==> flow/design.v <==
`timescale 1ns / 1ns
    localparam int PREGS   = 128;
    localparam int PREG_W  = $clog2(PREGS);    
    localparam int ROB_DEPTH = 16;
    localparam int ROB_PTR_W = $clog2(ROB_DEPTH);
    typedef enum logic [3:0] {
        NA,
        ADD,
        SUB,
        ANDD,
        ORR,
        RSHIFT,
        SLTIU,
        LUI
    } ALUCTRL;
    typedef enum logic [3:0] {
        NOFUNC,
        ALU,
        MEM,
        BRANCH
    } FUNCU;
    typedef enum logic {
        BHW,
        WORD
    } MEMDATATYPE;
    typedef enum logic {
        STORE,
        LOAD
    } LOADSTORE;
    typedef struct packed {
        logic [31:0] instr;
        logic [31:0] pc;
    } fetch_t;
    typedef struct packed {
        logic [31:0] instr;
        logic [31:0] pc;         
        logic [6:0]  opcode;
        logic [4:0]  rs1;        
        logic        rs1Used;
        logic [4:0]  rs2;
        logic        rs2Used;
        logic [4:0]  rd;
        logic        rdUsed;
        logic [31:0] imm;
        logic        immUsed;
        logic        spec;
        logic        lsType;     
        logic        loadStore;  
        logic        branch;
        logic        jump;
        logic        speculative;
        logic [3:0]  aluop;
        logic [3:0]  funcU;
    } decode_t;
    typedef struct packed {
        logic [PREG_W-1:0] rs1;
        logic [PREG_W-1:0] rs2;
        logic [PREG_W-1:0] rd;
        logic [PREG_W-1:0] old_rd;
        logic [4:0] arch_rd;
        logic [31:0] pc;
        logic [6:0]  opcode;
        logic [31:0] imm;
        logic        imm_used;
        logic        rd_used;
        logic [3:0]  aluop;
        logic [3:0]  funcU;
        logic [1:0]  load_store_type;    
        logic        speculative;
        logic        jump;
        logic        branch;
    } rename_t;
    typedef struct packed {
        logic        valid;
        logic        ready;
        logic [PREG_W-1:0] rs1;
        logic [PREG_W-1:0] rs2;
        logic [PREG_W-1:0] rd;
        logic [PREG_W-1:0] old_rd;
        logic [ROB_PTR_W-1:0] ROB_tag;
        logic [ROB_PTR_W-1:0] ROB_tag_clone;  
        logic [31:0] pc;
        logic [6:0]  opcode;
        logic [31:0] imm;
        logic        imm_used;
        logic        rd_used;
        logic [3:0]  aluop;
        logic [3:0]  funcU;
        logic [1:0]  load_store_type;
        logic        speculative;
        logic        jump;
        logic        branch;
        logic [31:0] rs1_val;
        logic [31:0] rs2_val;
        logic        rs1_rdy;
        logic        rs2_rdy;
        logic [6:0]  rs1_tag;    
        logic [6:0]  rs2_tag;
    } rs_entry_t;
    typedef rs_entry_t dispatch_t;
    typedef struct packed {
        logic        valid;
        logic        completed;
        logic        has_dest;
        logic [4:0]        arch_rd;
        logic [PREG_W-1:0] dest_preg;
        logic [PREG_W-1:0] old_preg;
        logic        is_branch;
        logic [31:0] pc;
    } rob_entry_t;
    typedef struct packed {
        logic [PREG_W-1:0] rd_addr;
        logic [31:0] rs1_val;
        logic rs1_used;
        logic [31:0] rs2_val;
        logic rs2_used;
        logic [31:0] imm_val;
        logic imm_used;
        logic [3:0] aluop;
        logic [ROB_PTR_W-1:0] ROB_tag;
    } alu_entry_t;
    typedef struct packed {
        logic [PREG_W-1:0] rd_addr;
        logic [31:0] rd_val;
        logic completed;
        logic [ROB_PTR_W-1:0] ROB_tag;
    } alu_out_t;
    typedef struct packed {
        logic [PREG_W-1:0] rd_addr;
        logic [31:0] rs1_val;
        logic rs1_used;
        logic [31:0] rs2_val;
        logic rs2_used;
        logic [31:0] imm_val;
        logic imm_used;
        logic jump;
        logic branch;
        logic [31:0] pc;
        logic took_branch;
        logic [ROB_PTR_W-1:0] ROB_tag;
    } branch_entry_t;
    typedef struct packed {
        logic [PREG_W-1:0] rd_addr;
        logic [31:0] rd_val;
        logic [31:0] dest_addr;
        logic branch_taken;  
        logic completed;
        logic mispredict;
        logic [ROB_PTR_W-1:0] ROB_tag;
    } branch_out_t;
    typedef struct packed {
        logic [PREG_W-1:0] rd_addr;
        logic [31:0] rs1_val;
        logic rs1_used;
        logic [31:0] rs2_val;
        logic rs2_used;
        logic [31:0] imm_val;
        logic imm_used;
        logic lsType;  
        logic loadStore;  
        logic [31:0] pc;
        logic [ROB_PTR_W-1:0] ROB_tag;
    } lsu_entry_t;
    typedef struct packed {
        logic [PREG_W-1:0] rd_addr; 
        logic [31:0] rd_val;
        logic completed;
        logic [ROB_PTR_W-1:0] ROB_tag;
    } lsu_out_t;
    typedef struct packed {
        logic [PREG_W-1:0] rd_addr;      
        logic [31:0]       rd_val;       
        logic              completed;    
        logic              mispredict;   
        logic [ROB_PTR_W-1:0] ROB_tag;  
        logic              branch_taken;  
        logic [31:0]       dest_addr;     
        logic [1:0]        src_fu;        
    } wb_packet_t;
    localparam int RS_ENTRY_W     = 204;    
    localparam int FETCH_T_W      = 64;
    localparam int DECODE_T_W     = 136;
    localparam int RENAME_T_W     = 119;
    localparam int ALU_OUT_T_W    = 44;
    localparam int BRANCH_OUT_T_W = 78;
    localparam int LSU_OUT_T_W    = 44;
`timescale 1ns / 1ns
module prioritydecoder 
#(
    parameter WIDTH = 4
)(
    input logic [WIDTH-1:0] in,
    output logic [$clog2(WIDTH)-1:0] out,
    output logic valid
);
    always_comb begin
        valid = 1'b0;
        out   = '0;
        for (int i = WIDTH-1; i >= 0; i--) begin
            if (in[i] && !valid) begin
                valid = 1'b1;
                out   = i[$clog2(WIDTH)-1:0];  
            end
        end
    end
endmodule
`timescale 1ns / 1ns
 `timescale 1ns / 1ns
module reservation_station #(
    parameter int  RS_DEPTH   = 8
)(
    input  logic      clk_i,
    input  logic      rst_i,
    input  logic      recover_i,
    input  logic      disp_valid_i,
    output logic      disp_ready_o,
    input  logic [RS_ENTRY_W-1:0] disp_entry_i,    
    output logic      issue_valid_o,
    input  logic      issue_ready_i,
    output logic [RS_ENTRY_W-1:0] issue_entry_o,   
    input  logic       cdb_valid_i,
    input  logic [6:0] cdb_tag_i
);
    logic [RS_ENTRY_W-1:0] entries [RS_DEPTH];      
    rs_entry_t rd_tmp;                  
    rs_entry_t nx_tmp;                  
    logic [RS_ENTRY_W-1:0] entries_n [RS_DEPTH];
    logic [RS_DEPTH-1:0] valid_vec;
    logic [RS_DEPTH-1:0] ready_vec;
    always_comb begin
        for (int i = 0; i < RS_DEPTH; i++) begin
            rd_tmp       = entries[i];
            valid_vec[i] = rd_tmp.valid;
            ready_vec[i] = rd_tmp.rs1_rdy & rd_tmp.rs2_rdy;  
        end
    end
    logic [RS_DEPTH-1:0] free_mask; 
    assign free_mask = ~valid_vec;
    logic [$clog2(RS_DEPTH)-1:0] free_idx;
    logic have_free;
    prioritydecoder #(.WIDTH(RS_DEPTH)) u_dec_free (
        .in   (free_mask),
        .out  (free_idx),
        .valid(have_free)
    );
    assign disp_ready_o = have_free && !recover_i;
    wire do_insert = disp_valid_i && disp_ready_o;
    logic [RS_DEPTH-1:0] issue_mask;
    assign issue_mask = valid_vec & ready_vec;
    logic [$clog2(RS_DEPTH)-1:0] issue_idx;
    logic have_issue;
    prioritydecoder #(.WIDTH(RS_DEPTH)) u_dec_issue (
        .in   (issue_mask),
        .out  (issue_idx),
        .valid(have_issue)
    );
    logic                          hold_valid;      
    rs_entry_t                      hold_entry;      
    logic [$clog2(RS_DEPTH)-1:0]    hold_idx;        
    wire cand_valid = have_issue && !recover_i;      
    wire do_issue   = issue_valid_o && issue_ready_i;  
    always_ff @(posedge clk_i or posedge rst_i) begin
        if (rst_i) begin
            hold_valid <= 1'b0;                     
            hold_entry <= '0;                       
            hold_idx   <= '0;                       
        end else if (recover_i) begin
            hold_valid <= 1'b0;
            hold_entry <= '0;
            hold_idx   <= '0;
        end else begin
            if (!hold_valid && cand_valid) begin    
                hold_valid <= 1'b1;                 
                hold_entry <= entries[issue_idx];   
                hold_idx   <= issue_idx;            
            end
            if (hold_valid && issue_ready_i) begin  
                hold_valid <= 1'b0;                 
            end
        end
    end
    assign issue_valid_o = hold_valid && !recover_i;       
    assign issue_entry_o = hold_valid ? hold_entry : '0;   
    always_comb begin
        for (int i = 0; i < RS_DEPTH; i++) begin
            nx_tmp = entries[i];
            if (cdb_valid_i && nx_tmp.valid) begin
                if (!nx_tmp.rs1_rdy && (nx_tmp.rs1_tag == cdb_tag_i))
                    nx_tmp.rs1_rdy = 1'b1;
                if (!nx_tmp.rs2_rdy && (nx_tmp.rs2_tag == cdb_tag_i))
                    nx_tmp.rs2_rdy = 1'b1;
            end
            if (do_insert && (free_idx == i)) begin
                nx_tmp       = disp_entry_i;
                nx_tmp.valid = 1'b1;
            end
            if (do_issue && !(do_insert && (hold_idx == free_idx)) && (hold_idx == i)) begin
                nx_tmp.valid   = 1'b0;
                nx_tmp.rs1_rdy = 1'b0;
                nx_tmp.rs2_rdy = 1'b0;
            end
            entries_n[i] = nx_tmp;
        end
    end
    always_ff @(posedge clk_i or posedge rst_i) begin
        if (rst_i) begin
            for (int i = 0; i < RS_DEPTH; i++) begin
                entries[i] <= '0;
            end
        end else if (recover_i) begin
            for (int i = 0; i < RS_DEPTH; i++) begin
                entries[i] <= '0;
            end
        end else begin
            for (int i = 0; i < RS_DEPTH; i++) begin
                entries[i] <= entries_n[i];
            end
        end
    end
endmodule
Wiki page: reservation_station / tool data

* From RTL to reports: reservation_station
Each step is given for the RTL above and for the edited RTL.
"unedited" refers to lines of the RTL above, "edited" to lines of the edited file.
"difference": "edited" minus "unedited" as printed here.
Operators carry their Yosys type and port widths (W data, S select, Z words).
A cell with n/a has no value.
- Top module :: reservation_station
- Clock :: clk_i
- Standard-cell library :: sky130hd
- Library corner :: tt_025C_1v80

* Diff
The edit as a unified diff against the file above.
This change comes from a script, not from a designer. The edited design behaves differently; no optimisation was intended.
#+begin_src diff
@@ -220,6 +220,8 @@
     output logic [RS_ENTRY_W-1:0] issue_entry_o,   
     input  logic       cdb_valid_i,
-    input  logic [6:0] cdb_tag_i
+    input  logic [6:0] cdb_tag_i_ext
 );
+    logic [6:0] cdb_tag_i;
+    always_ff @(posedge clk_i) cdb_tag_i <= cdb_tag_i_ext;
     logic [RS_ENTRY_W-1:0] entries [RS_DEPTH];      
     rs_entry_t rd_tmp;                  
#+end_src

* Word-level counts
Counts by Yosys on the flattened word-level netlist (proc, flatten, opt, wreduce). Print and check cells are left out. Cells with the same type and inputs are merged into one.
** Bit counts
- memories :: unedited 0, edited 0, difference 0
- output and inout bits :: unedited 206, edited 206, difference 0
- latch bits :: unedited 0, edited 0, difference 0
- word width x clocked read ports :: unedited 0, edited 0, difference 0
- bits in registers :: unedited 1840, edited 1847, difference +7
- bits in read-only memories :: unedited 0, edited 0, difference 0
- elaborated cells :: unedited 361, edited 362, difference +1
- input bits :: unedited 217, edited 217, difference 0
- RAM bits :: unedited 0, edited 0, difference 0
** Operators by class
- reductions and logical operators :: unedited 157, edited 157, difference 0
- muxes and demuxes :: unedited 121, edited 121, difference 0
- multiply operators :: unedited 0, edited 0, difference 0
- bitwise operators :: unedited 10, edited 10, difference 0
- shift-type cells :: unedited 0, edited 0, difference 0
- divide/modulo/power cells :: unedited 0, edited 0, difference 0
- $lt $le $gt $ge :: unedited 0, edited 0, difference 0
- add/sub/neg operators :: unedited 0, edited 0, difference 0
- eq/ne operators :: unedited 38, edited 38, difference 0
Unchanged operator kinds not shown: 20.

* Longest topological paths
Depth = most cells in a row (Yosys ltp): at word level without a register or memory, in the mapped netlist without a sequential cell, where the memories' decode and read muxes count.
** Logic depth
- depth after elaboration :: unedited 31, edited 31, difference 0
- ABC_AREA :: unedited 0, edited 0
- depth in mapped cells :: unedited 10, edited 11, difference +1

* Synthesis result
The flow's flattened synthesis, as Yosys stat reports it; memories are mapped. The netlist is that of the ABC_AREA named above (0 if unset); the other value can give another one.
** Cell types
- sky130_fd_sc_hd__nor2_1 :: unedited 34, edited 435, difference +401
- sky130_fd_sc_hd__a21oi_1 :: unedited 1810, edited 2024, difference +214
- sky130_fd_sc_hd__a31oi_1 :: unedited 211, edited 0, difference -211
- sky130_fd_sc_hd__a211oi_1 :: unedited 11, edited 215, difference +204
- sky130_fd_sc_hd__o221ai_1 :: unedited 402, edited 201, difference -201
- sky130_fd_sc_hd__o21ai_0 :: unedited 205, edited 4, difference -201
- sky130_fd_sc_hd__a221o_1 :: unedited 201, edited 0, difference -201
- sky130_fd_sc_hd__a22oi_1 :: unedited 0, edited 201, difference +201
- sky130_fd_sc_hd__a21o_1 :: unedited 201, edited 1, difference -200
- sky130_fd_sc_hd__nand3b_1 :: unedited 4, edited 200, difference +196
- sky130_fd_sc_hd__o41ai_2 :: unedited 0, edited 156, difference +156
- sky130_fd_sc_hd__clkbuf_1 :: unedited 788, edited 669, difference -119
- sky130_fd_sc_hd__buf_4 :: unedited 46, edited 140, difference +94
- sky130_fd_sc_hd__o41ai_1 :: unedited 0, edited 44, difference +44
- sky130_fd_sc_hd__buf_6 :: unedited 0, edited 43, difference +43
- sky130_fd_sc_hd__xnor2_1 :: unedited 34, edited 21, difference -13
- sky130_fd_sc_hd__xor2_1 :: unedited 80, edited 92, difference +12
- sky130_fd_sc_hd__nor3_1 :: unedited 18, edited 8, difference -10
Unchanged cell types not shown: 5.
Not every row of either side is listed.
** Mapped netlist
- cell count :: unedited 9901, edited 10323, difference +422
- buffers :: unedited 1102, edited 1126, difference +24
- mapped area (µm²) :: unedited 85321.8, edited 88677.5, difference +3355.7
- sequential area (µm²) :: unedited 46044.2, edited 46184.3, difference +140.1
- mapped flip-flops :: unedited 1840, edited 1847, difference +7
By module: a second synthesis without flattening, with its own total; a netlist apart from the flattened one above.
** Second synthesis, totals
- cell total of the unflattened synthesis :: unedited 10291, edited 10292, difference +1
- area total of the unflattened synthesis (µm²) :: unedited 87931.8, edited 87881.8, difference -50.0
Rows give one instance, submodules left out.
** By module, unedited
- reservation_station :: seq. area 46044.2 µm², area 87799.2 µm², cells 10269, instances 1
- prioritydecoder (WIDTH=8) :: seq. area 0.0 µm², area 66.3 µm², cells 11, instances 2
** By module, edited
- reservation_station :: seq. area 46184.3 µm², area 87749.2 µm², cells 10270, instances 1
- prioritydecoder (WIDTH=8) :: seq. area 0.0 µm², area 66.3 µm², cells 11, instances 2

* Worst setup path after synthesis
Source: OpenSTA report_checks on the synthesized netlist (no wires, ideal clock, input and output delay 20% of the period each), path of least setup slack; recovery checks are left aside. Register names are those of the netlist, which keeps one name where synthesis merged equal registers.
** Timing post-synthesis
- kind :: unedited in2out, edited in2out
- start point :: unedited in recover_i, edited in recover_i
- end point :: unedited out disp_ready_o, edited out disp_ready_o
- driving pins on the path :: unedited 4, edited 5, difference +1
- clock period (ps) :: unedited 10000, edited 10000, difference 0
- required time (ps) :: unedited 8000, edited 8000, difference 0
- arrival (ps) :: unedited 2933, edited 3079, difference +146
- input delay (ps) :: unedited 2000, edited 2000, difference 0
- time at the first pin (ps) :: unedited 2000, edited 2000, difference 0
- path delay (ps) :: unedited 933, edited 1079, difference +146
- setup slack (ps) :: unedited 5067, edited 4921, difference -146
- period reached after synthesis (ps) :: unedited 4933, edited 5079, difference +146
"path delay" = arrival - input delay + setup time.
A path that ends at an output port has no setup time.
"driving pins on the path" counts driving pins, that of a launching flip-flop among them; a cell with two outputs on the path counts twice.
"period reached after synthesis" is the clock period less the worst setup slack; recovery checks do not enter. This is arithmetic on one report: input and output delays are still those of the set period (20% each).
The rows between start and end are the longest chain of elaborated cells between them; the timing report does not say that the signal goes this way. Where chains are equally long, one stands for them.
Each line given opens the expression or statement behind the cell; cells for indexed reads and writes are added by Yosys, which also makes memories of some case tables.
Between the ends, post-synthesis, unedited:
- Path through :: sky130_fd_sc_hd__clkbuf_1 > sky130_fd_sc_hd__clkbuf_1 > sky130_fd_sc_hd__clkbuf_1 > sky130_fd_sc_hd__nor2_1
- Cells in the longest elaborated chain :: 2
** Ends and longest elaborated chain, post-synthesis, unedited
- start, declared :: line 214 : input  logic      recover_i,
- $logic_not A1 Y1 :: line 246 : assign disp_ready_o = have_free && !recover_i;
- $logic_and A1 B1 Y1 :: line 246
- end, declared :: line 216 : output logic      disp_ready_o,
Between the ends, post-synthesis, edited:
- Path through :: sky130_fd_sc_hd__buf_2 > sky130_fd_sc_hd__clkbuf_1 > sky130_fd_sc_hd__clkbuf_1 > sky130_fd_sc_hd__clkbuf_1 > sky130_fd_sc_hd__a21oi_1
- Cells in the longest elaborated chain :: 2
** Ends and longest elaborated chain, post-synthesis, edited
- start, declared :: line 214 : input  logic      recover_i,
- $logic_not A1 Y1 :: line 248 : assign disp_ready_o = have_free && !recover_i;
- $logic_and A1 B1 Y1 :: line 248
- end, declared :: line 216 : output logic      disp_ready_o,

* Path in the finished layout
Path of least setup slack in the final report of each run of set A (OpenROAD, finished layout, wires in). Where an end is a register, its clock arrival counts in the times.
The report prints the path's times to 10 ps; the period is as set.
** Timing post-layout
- kind :: unedited reg2out, edited reg2out
- start point :: unedited reg hold_valid, edited reg hold_valid
- end point :: unedited out issue_entry_o[103], edited out issue_entry_o[6]
- setup slack (ps) :: unedited 1180, edited 1430, difference +250
- time at the first pin (ps) :: unedited 840, edited 850, difference +10
- arrival (ps) :: unedited 3540, edited 3290, difference -250
- required time (ps) :: unedited 4720, edited 4720, difference 0
- driving pins on the path :: unedited 4, edited 4, difference 0
- clock period (ps) :: unedited 5900, edited 5900, difference 0
The rows between start and end are the longest chain of elaborated cells between them; the timing report does not say that the signal goes this way. Where chains are equally long, one stands for them.
At most two assigning lines are given for a register; there are more.
Between the ends, post-layout, unedited:
- Path through :: sky130_fd_sc_hd__dfrtp_4 > sky130_fd_sc_hd__buf_4 > sky130_fd_sc_hd__and2_1 > sky130_fd_sc_hd__clkdlybuf4s50_1
- Cells in the longest elaborated chain :: 1
** Ends and longest elaborated chain, post-layout, unedited
- start, declared :: line 257 : logic                          hold_valid;
- start, assigned :: line 264 : hold_valid <= 1'b0;
- start, assigned :: line 268 : hold_valid <= 1'b0;
- $mux W204 :: line 283 : assign issue_entry_o = hold_valid ? hold_entry : '0;
- end, declared :: line 220 : output logic [RS_ENTRY_W-1:0] issue_entry_o,
Between the ends, post-layout, edited:
- Path through :: sky130_fd_sc_hd__dfrtp_4 > sky130_fd_sc_hd__buf_12 > sky130_fd_sc_hd__and2_1 > sky130_fd_sc_hd__clkdlybuf4s50_1
- Cells in the longest elaborated chain :: 1
** Ends and longest elaborated chain, post-layout, edited
- start, declared :: line 259 : logic                          hold_valid;
- start, assigned :: line 266 : hold_valid <= 1'b0;
- start, assigned :: line 270 : hold_valid <= 1'b0;
- $mux W204 :: line 285 : assign issue_entry_o = hold_valid ? hold_entry : '0;
- end, declared :: line 220 : output logic [RS_ENTRY_W-1:0] issue_entry_o,

* Flow runs
Runs of the flow (Yosys, OpenROAD) on both versions; the two runs of a pair have the same settings. The constraints put input and output delay at 20% of the set period each and load the outputs with 0.01 pF.
Flow settings, set A:
- CORE_MARGIN :: 4
- CORE_UTILIZATION :: 35
- PLACE_DENSITY :: 0.55
- period_ns :: 5.9
- CAP_MARGIN :: 20
- SLEW_MARGIN :: 20
** Final reports, set A
- worst setup slack after layout (ps) :: unedited 1177, edited 1425, difference +248
- utilization after routing (%) :: unedited 40.6, edited 40.3, difference -0.3
- worst-case hold slack (ps) :: unedited 491, edited 488, difference -3
- overall die area (µm²) :: unedited 251738.0, edited 261484.0, difference +9746.0
- Yosys chip area after synthesis (µm²) :: unedited 85321.8, edited 88677.5, difference +3355.7
- achieved period (ps) :: unedited 4723, edited 4475, difference -248
- power consumption (mW) :: unedited 27.075, edited 27.167, difference +0.092
- setup TNS (ps) :: unedited 0, edited 0, difference 0
- standard-cell area of the final layout (µm²) :: unedited 98159.1, edited 101288.0, difference +3128.9
Flow settings, set B:
- CELL_PAD_IN_SITES_GLOBAL_PLACEMENT :: 0
- CORE_ASPECT_RATIO :: 0.75
- CORE_MARGIN :: 7
- CORE_UTILIZATION :: 72
- CTS_CLUSTER_SIZE :: 60
- HOLD_SLACK_MARGIN :: 0.13
- PLACE_DENSITY :: 0.86
- SLEW_MARGIN :: 15
- period_ns :: 9.21
- CAP_MARGIN :: 20
** Final reports, set B
- worst setup slack after layout (ps) :: unedited 3684, edited 3605, difference -79
- utilization after routing (%) :: unedited 80.1, edited 79.3, difference -0.8
- worst-case hold slack (ps) :: unedited 501, edited 497, difference -4
- overall die area (µm²) :: unedited 128436.0, edited 133287.0, difference +4851.0
- Yosys chip area after synthesis (µm²) :: unedited 85321.8, edited 88677.5, difference +3355.7
- achieved period (ps) :: unedited 5526, edited 5605, difference +79
- power consumption (mW) :: unedited 16.267, edited 16.289, difference +0.022
- setup TNS (ps) :: unedited 0, edited 0, difference 0
- standard-cell area of the final layout (µm²) :: unedited 94240.4, edited 96862.9, difference +2622.5
By "achieved period" is meant the clock period of the run minus its worst setup slack. This is arithmetic on one report: input and output delays are still those of the set period (20% each).
By "power consumption" is meant OpenSTA's value without simulated activity: inputs other than the clock are taken to toggle once in ten clock periods, and the tool carries that through the logic.
